==> flow/design.v <==
module DCT(input clk,
           input signed[11:0]a0,a1,a2,a3,a4,a5,a6,a7,
           output reg signed[11:0]b0,b1,b2,b3,b4,b5,b6,b7);
  wire [11:0] c1 = 12'b011111011000;
  wire [11:0] c2 = 12'b011101100100;
  wire [11:0] c3 = 12'b011010100110;
  wire [11:0] c4 = 12'b010110101000;
  wire [11:0] c5 = 12'b010001110001;
  wire [11:0] c6 = 12'b001100001111;
  wire [11:0] c7 = 12'b000110001111;
  wire signed [11:0] f07,f0_7,f16,f1_6,f25,f2_5,f34,f3_4;
  wire signed [11:0] f0734,f07_34,f1625,f16_25;
  wire signed [11:0] sum,diff;
  wire signed [11:0] x0,x1,x2,x3,x4,x5,x6,x7;
  wire signed[23:0]m8,m9,m10,m11,m12,m13,m14,m15,m16,m17,m18,m19,m20,m21,m22,m23,m24,m25,m26,m27;
  wire signed [23:0] m0,m1,m2,m3,m4,m5,m6,m7;
  reg [11:0] r0[7:0],r1[7:0],r2[7:0],r3[7:0],r4[7:0],r5[7:0],r6[7:0],r7 [7:0];
  wire [2:0] count = 0;
  add_sub B1(f07,f0_7,a0,a7);
  add_sub B2(f16,f1_6,a1,a6);
  add_sub B3(f25,f2_5,a2,a5);
  add_sub B4(f34,f3_4,a3,a4);
  add_sub B5(f0734,f07_34,f07,f34);
  add_sub B6(f1625,f16_25,f16,f25);
  add_sub B7(sum,diff,f0734,f1625);
  multiplier M1(m0,sum,c4);
  multiplier M2(m4,diff,c4);
  multiplier M3(m8,f07_34,c2);
  multiplier M4(m9,f16_25,c6);
  assign m2 = m8+m9;
  multiplier M5(m10,f07_34,c6);
  multiplier M6(m11,f16_25,c2);
  assign m6 = m10-m11;
  multiplier M7(m12,f0_7,c1);
  multiplier M8(m13,f0_7,c3);
  multiplier M9(m14,f0_7,c5);
  multiplier M10(m15,f0_7,c7);
  multiplier M11(m16,f1_6,c1);
  multiplier M12(m17,f1_6,c3);
  multiplier M13(m18,f1_6,c5);
  multiplier M14(m19,f1_6,c7);
  multiplier M15(m20,f2_5,c1);
  multiplier M16(m21,f2_5,c3);
  multiplier M17(m22,f2_5,c5);
  multiplier M18(m23,f2_5,c7);
  multiplier M19(m24,f3_4,c1);
  multiplier M20(m25,f3_4,c3);
  multiplier M21(m26,f3_4,c5);
  multiplier M22(m27,f3_4,c7);
  assign m1 = m12+m17+m22+m27;
  assign m3 = m13-m19-m20-m26;
  assign m5 = m14-m16+m23+m25;
  assign m7 = m15-m18+m21-m24;
  assign x0 = m0>>12;
  assign x1 = m1>>12;
  assign x2 = m2>>12;
  assign x3 = m3>>12;  
  assign x4 = m4>>12;
  assign x5 = m5>>12;
  assign x6 = m6>>12;
  assign x7 = m7>>12;
  always @(posedge clk)begin
    {b0,b1,b2,b3,b4,b5,b6,b7} <= {x0,x1,x2,x3,x4,x5,x6,x7};
  end
endmodule
module add_sub(
  output reg [11:0] sum,diff,                                           
  input [11:0] x,y                                                      
    );
always @(x or y)
begin
  sum=x+y;
  diff=x-y;
end
endmodule
module multiplier(
  output reg [23:0]out,
  input signed[11:0] x,y
);
  always @(x,y)begin
    out = x*y;
  end
endmodule
module block_mem(input clk,reset,wr,
		 input [11:0] in1,in2,in3,in4,in5,in6,in7,in8,
                 output reg [11:0] out0,out1,out2,out3,out4,out5,out6,out7
		);
  reg [11:0] mem_block[63:0];
reg [2:0] x,y;
  always@(posedge clk)
begin
	if(reset)
	begin
		x=0;
		y=0;
	end
	else if(wr==1)
	begin
      mem_block[(x*8)+0]<= in1;
      mem_block[(x*8)+1]<= in2;
      mem_block[(x*8)+2]<= in3;
      mem_block[(x*8)+3]<= in4;
      mem_block[(x*8)+4]<= in5;
      mem_block[(x*8)+5]<= in6;
      mem_block[(x*8)+6]<= in7;
      mem_block[(x*8)+7]<= in8;
		x<=x+1;
	end
  else if(wr==1'b0)
	begin
		out0 <=mem_block[y];
      out1 <=mem_block[8+y];
      out2 <=mem_block[16+y];
      out3 <=mem_block[24+y];
      out4 <=mem_block[32+y];
      out5 <=mem_block[40+y];
      out6 <=mem_block[48+y];
      out7 <=mem_block[56+y];
		y<= y+1;
	end
end
endmodule
module Full_DCT(input clk,wr_1,wr_2,reset,
           input [11:0]a0,a1,a2,a3,a4,a5,a6,a7,
           output signed[11:0]b0,b1,b2,b3,b4,b5,b6,b7);
  wire [11:0] r0,r1,r2,r3,r4,r5,r6,r7;
  DCT uut(clk,a0,a1,a2,a3,a4,a5,a6,a7,r0,r1,r2,r3,r4,r5,r6,r7);
  reg [11:0] R0,R1,R2,R3,R4,R5,R6,R7;
  wire [11:0] m10,m11,m12,m13,m14,m15,m16,m17;
  wire [11:0] m20,m21,m22,m23,m24,m25,m26,m27;
  reg dwr_1,dwr_2;
  always @(posedge clk)begin
    dwr_1 <= wr_1;
  end
  block_mem M1(clk,reset,dwr_1,
               r0,r1,r2,r3,r4,r5,r6,r7,
		       m10,m11,m12,m13,m14,m15,m16,m17
		      );
  always @(*) begin
    case(dwr_1)
      1'b0 : begin
            R0 = m10;
            R1 = m11;
            R2 = m12;
            R3 = m13;
            R4 = m14;
            R5 = m15;
            R6 = m16;
            R7 = m17;
      end
      default :begin
            R0 = 0;
            R1 = 0;
            R2 = 0;
            R3 = 0;
            R4 = 0;
            R5 = 0;
            R6 = 0;
            R7 = 0;
      end
      endcase
  end
  DCT uut1(clk,R0,R1,R2,R3,R4,R5,R6,R7,b0,b1,b2,b3,b4,b5,b6,b7);
endmodule
* Reports on Full_DCT
The steps from the RTL of Full_DCT to its reports follow in flow order. Line numbers count from 1 in the design file above. Operators carry their Yosys type and port widths (W data, S select, Z words). Library cell names are shortened. The mark - stands for no value.
Design: top module Full_DCT, clock port clk, library sky130hd, corner tt_025C_1v80

* Elaborated design
Counts by Yosys on the flattened word-level netlist (proc, flatten, opt, wreduce; memories kept). Register bits leave out memories and registers merged into their read ports (data or address); mux counts leave out enables and synchronous resets folded into registers. Print and check cells are left out. Cells with the same type and inputs are merged into one. Memory sizes are those after Yosys's memory passes, which may raise the word count (mostly to a power of two), join words into wider ones and drop unused or constant bits.
Storage and ports: register bits 199, output and inout bits 96, RAM bits 768, clocked read ports x word width 96, bits in latches 0, bits of input ports 100, memories kept 1, memory bits (read-only) 0
Operators by class: $add $sub $neg 72, muxes and demuxes 42, equality and inequality tests 0, $mul 44, reduce/logical cells 1, bitwise operators 2, $lt $le $gt $ge 0, divide/modulo/power cells 0, shift operators 0
Memory list:
- M1.mem_block | depth 64, bits a word 12, rd ports 8, wr ports 8, line 88 | reg [11:0] mem_block[63:0];
Operator list (count):
- $mul A12 B11 Y23 const B | 12
- $mul A12 B10 Y22 const B | 12
- $mul A12 B12 Y24 const B | 8
- $mul A12 B9 Y21 const B | 12
- $add A24 B24 Y24 | 14
- $sub A24 B24 Y24 | 14
- $mux W12 | 24
- $add A12 B12 Y12 | 14
- $sub A12 B12 Y12 | 14
- $mux W6 | 16
- $add A6 B3 Y6 const A | 4
- $add A6 B3 Y6 const B | 4
- $add A5 B3 Y6 const A | 2
- $add A6 B2 Y6 const B | 2
- $add A3 B1 Y3 const B | 2
- $add A6 B1 Y6 const B | 1
- $add A4 B3 Y5 const A | 1
- $not A1 Y1 | 2
- $reduce_and A2 Y1 | 1
- $mux W1 | 2

* Longest topological paths
Yosys ltp: most cells in a row. Word level: on the elaborated netlist, between registers, memories and ports. Mapped: between sequential cells and ports; inverters and the memories' decode and read muxes count.
Depth: depth in word-level cells 6, ABC_AREA 0, depth in mapped cells 51, depth with buffers taken out 50

* Mapped cells and area
The flow's flattened synthesis, as Yosys stat reports it; memories are mapped. The netlist is that of the ABC_AREA named above (0 if unset); the other value can give another one. The area totals of this step are shown rounded.
Synthesis totals: buffers 114, standard cells after synthesis 15278, cell area after synthesis 160000 um^2, mapped flip-flops 1063
Cells by type:
- fa_1 | count 2126, area in all 4.26E+04 um^2
- ha_1 | count 2846, area in all 3.56E+04 um^2
- edfxtp_1 | count 864, area in all 2.59E+04 um^2
- inv_1 | count 3765, area in all 1.41E+04 um^2
- xnor2_1 | count 941, area in all 8.24E+03 um^2
- mux4_2 | count 192, area in all 4.32E+03 um^2
- dfxtp_1 | count 199, area in all 3.98E+03 um^2
- a21oi_1 | count 604, area in all 3.02E+03 um^2
- xor2_1 | count 304, area in all 2.66E+03 um^2
- nor2_1 | count 642, area in all 2.41E+03 um^2
- o21ai_0 | count 362, area in all 1.81E+03 um^2
- nand2_1 | count 326, area in all 1.22E+03 um^2
- o21bai_1 | count 159, area in all 1.19E+03 um^2
- a21o_1 | count 157, area in all 1178.63 um^2
- mux2_2 | count 104, area in all 1.17E+03 um^2
- nor2b_1 | count 182, area in all 1.14E+03 um^2
- nand2b_1 | count 165, area in all 1032.24 um^2
- nor3_1 | count 202, area in all 1010.97 um^2
Other cell types: 76; their cells: 1138. By module: a second synthesis without flattening, with its own total; a netlist apart from the flattened one above.
Second synthesis, totals: cell total of the unflattened synthesis 33684, area total of the unflattened synthesis 310000 um^2
Each row is one instance without its submodules.
Modules:
- multiplier | times used 44, cells 620, area 5400 um^2
- block_mem | times used 1, cells 1245, area 32000 um^2
- DCT | times used 2, cells 1385, area 12000 um^2
- add_sub | times used 14, cells 163, area 1100 um^2
- Full_DCT | times used 1, cells 107, area 700 um^2

* Timing after synthesis
Source: OpenSTA report_checks on the synthesized netlist (no wires, ideal clock, input and output delay 20% of the period each), path of least setup slack; recovery checks are left aside. Register names are those of the netlist, which keeps one name where synthesis merged equal registers.
Timing path after synthesis: kind input-to-reg, from in a6[2], to reg uut.b3[11], period 15.0 ns, external input delay 3.000 ns, arrival 14.478 ns, delay of the path 11.599 ns, stages 47, path slack 0.402 ns, data required time 14.879 ns, synthesis period reached 14.598 ns
"delay of the path" = arrival - input delay + setup time. "stages" counts driving pins, that of a launching flip-flop among them; a cell with two outputs on the path counts twice. "synthesis period reached" is the clock period less the worst setup slack; recovery checks do not enter. This is arithmetic on one report: input and output delays are still those of the set period (20% each). The rows between start and end are the longest chain of elaborated cells between them; the timing report does not say that the signal goes this way. Where chains are equally long, one stands for them. A line is the first line of the expression or statement that the cell stems from. Yosys adds cells for indexed reads and writes and turns some case tables into memories.
Between the ends, after synthesis: cells stage by stage inv_1 > ha_1 > buf_2 > o21a_1 > o31a_1 > or4_1 > a311o_1 > a21oi_1 > o21bai_1 > xnor2_1 > inv_1 > buf_2 > buf_1 > ha_1 > inv_1 > ha_1 > inv_1 > ha_1 > [... 11 more ...] > ha_1 > inv_1 > fa_1 > fa_1 > inv_1 > fa_1 > fa_1 > inv_1 > fa_1 > ha_1 > a21oi_1 > inv_1 > a31oi_1 > a21oi_1 > a211oi_1 > xnor2_1 > xnor2_1 > xnor2_1, cells in the longest elaborated chain 5, elaborated cells on any way between the ends 5, classes of those cells add/sub: 4; mul: 1
Ends and longest elaborated chain, after synthesis:
- start, declared | line 124 | input [11:0]a0,a1,a2,a3,a4,a5,a6,a7,
- $sub A12 B12 Y12 | line 73 | diff=x-y;
- $mul A12 B10 Y22 | line 81 | out = x*y;
- $sub A24 B24 Y24 (3 in a row) | line 51 | assign m3 = m13-m19-m20-m26;
- end, declared | line 3 | output reg signed[11:0]b0,b1,b2,b3,b4,b5,b6,b7);

* Worst path after layout
From the final timing report of entry B: the path of least setup slack in the routed layout; clock arrival at registers is part of the times.
Timing path after layout: kind input-to-reg, from in a4[0], to reg uut.b1[11], stages 45, data required time 15.10 ns, period 14.5 ns, path slack 0.43 ns, arrival 14.67 ns, external input delay 2.90 ns
The rows between start and end are the longest chain of elaborated cells between them; the timing report does not say that the signal goes this way. Where chains are equally long, one stands for them.
Between the ends, after layout: cells stage by stage clkdlybuf4s50_1 > ha_1 > inv_1 > fa_1 > a21o_1 > a21oi_1 > o21bai_1 > a21oi_1 > o21bai_1 > a21oi_1 > xnor2_1 > buf_12 > inv_1 > buf_4 > fa_1 > inv_1 > ha_1 > fa_1 > [... 9 more ...] > fa_1 > inv_1 > fa_1 > fa_1 > inv_1 > fa_1 > inv_1 > ha_1 > o21ai_0 > a21oi_1 > o211a_1 > a31o_2 > nor4_1 > o41ai_1 > buf_4 > xnor2_1 > xnor2_1 > xnor2_1, cells in the longest elaborated chain 3, elaborated cells on any way between the ends 3, classes of those cells add/sub: 2; mul: 1
Ends and longest elaborated chain, after layout:
- start, declared | line 124 | input [11:0]a0,a1,a2,a3,a4,a5,a6,a7,
- $sub A12 B12 Y12 | line 73 | diff=x-y;
- $mul A12 B10 Y22 | line 81 | out = x*y;
- $add A24 B24 Y24 | line 50 | assign m1 = m12+m17+m22+m27;
- end, declared | line 3 | output reg signed[11:0]b0,b1,b2,b3,b4,b5,b6,b7);

Module Full_DCT, platform sky130hd: 3 stored runs of the flow (Yosys, OpenROAD) with differing settings, in no particular order. Input and output delays are each 20% of the period that was set; the output load is 0.01 pF.
"clock period achieved" means the clock period less the worst setup slack. The figure is calculated, with input and output delays left at 20% of the set period.
"time used up by the worst setup path" is the time allowed to the run's worst setup path (the clock period less input and output delay, where it has them) less its slack. Clock arrival times count: a late capture clock shortens it, a late launch clock lengthens it.
Measured values are rounded.

[entry A] flow files
==> flow/run.sh <==
#!/bin/bash
# the make line also repeats the synthesis and layout settings of config.mk as NAME=value (left out here)
make -C /OpenROAD-flow-scripts/flow DESIGN_CONFIG=/design/flow/config.mk WORK_HOME=/design/flow/orfs CLKGATE_MAP_FILE= finish
==> flow/config.mk <==
export PLATFORM = sky130hd
export DESIGN_NAME = Full_DCT
export DESIGN_NICKNAME = Full_DCT
export VERILOG_FILES = /design/flow/design.v
export SDC_FILE = /design/flow/constraint.sdc
export NUM_CORES = 4
export LEC_CHECK = 0
export CAP_MARGIN = 20
export CORE_MARGIN = 7
export CORE_UTILIZATION = 67
export CTS_CLUSTER_DIAMETER = 270
export MAX_ROUTING_LAYER = met4
export PLACE_DENSITY = 0.63
export SLEW_MARGIN = 30
export TNS_END_PERCENT = 90
==> flow/constraint.sdc <==
create_clock -name core_clock -period 8.19 [get_ports {clk}]
set_input_delay 1.6380 -clock core_clock [delete_from_list [all_inputs] [get_ports {clk}]]
set_output_delay 1.6380 -clock core_clock [all_outputs]
set_load 0.01 [all_outputs]

[entry A] result: not finished: routing ended with error GRT-0116

[entry B] flow files
==> flow/run.sh <==
#!/bin/bash
# the make line also repeats the synthesis and layout settings of config.mk as NAME=value (left out here)
make -C /OpenROAD-flow-scripts/flow DESIGN_CONFIG=/design/flow/config.mk WORK_HOME=/design/flow/orfs CLKGATE_MAP_FILE= finish
==> flow/config.mk <==
export PLATFORM = sky130hd
export DESIGN_NAME = Full_DCT
export DESIGN_NICKNAME = Full_DCT
export VERILOG_FILES = /design/flow/design.v
export SDC_FILE = /design/flow/constraint.sdc
export NUM_CORES = 4
export LEC_CHECK = 0
export CAP_MARGIN = 20
export CORE_MARGIN = 2
export CORE_UTILIZATION = 40
export SLEW_MARGIN = 20
==> flow/constraint.sdc <==
create_clock -name core_clock -period 14.5 [get_ports {clk}]
set_input_delay 2.9000 -clock core_clock [delete_from_list [all_inputs] [get_ports {clk}]]
set_output_delay 2.9000 -clock core_clock [all_outputs]
set_load 0.01 [all_outputs]

[entry B] result: time used up by the worst setup path 11.17 ns; type of the worst setup path input-to-reg; clock period achieved 14.071 ns; total die area 410000 um^2; post-layout utilization 44 %; post-synthesis cell area 160000 um^2; final setup TNS 0.000 ns; worst setup slack after layout 0.43 ns

[entry C] flow files
==> flow/run.sh <==
#!/bin/bash
# the make line also repeats the synthesis and layout settings of config.mk as NAME=value (left out here)
make -C /OpenROAD-flow-scripts/flow DESIGN_CONFIG=/design/flow/config.mk WORK_HOME=/design/flow/orfs CLKGATE_MAP_FILE= finish
==> flow/config.mk <==
export PLATFORM = sky130hd
export DESIGN_NAME = Full_DCT
export DESIGN_NICKNAME = Full_DCT
export VERILOG_FILES = /design/flow/design.v
export SDC_FILE = /design/flow/constraint.sdc
export NUM_CORES = 4
export LEC_CHECK = 0
export CAP_MARGIN = 20
export CELL_PAD_IN_SITES_DETAIL_PLACEMENT = 0
export CELL_PAD_IN_SITES_GLOBAL_PLACEMENT = 0
export CORE_ASPECT_RATIO = 0.83
export CORE_MARGIN = 9
export CORE_UTILIZATION = 54
export GPL_TIMING_DRIVEN = 0
export HOLD_SLACK_MARGIN = -0.03
export PLACE_DENSITY_LB_ADDON = 0.0
export SLEW_MARGIN = 20
==> flow/constraint.sdc <==
create_clock -name core_clock -period 24.0 [get_ports {clk}]
set_input_delay 4.8000 -clock core_clock [delete_from_list [all_inputs] [get_ports {clk}]]
set_output_delay 4.8000 -clock core_clock [all_outputs]
set_load 0.01 [all_outputs]

[entry C] result: worst setup slack after layout 5.1 ns; total die area 320000 um^2; post-layout utilization 59 %; clock period achieved 18.864 ns; time used up by the worst setup path 14.06 ns; type of the worst setup path input-to-reg; final setup TNS 0.000 ns; post-synthesis cell area 160000 um^2
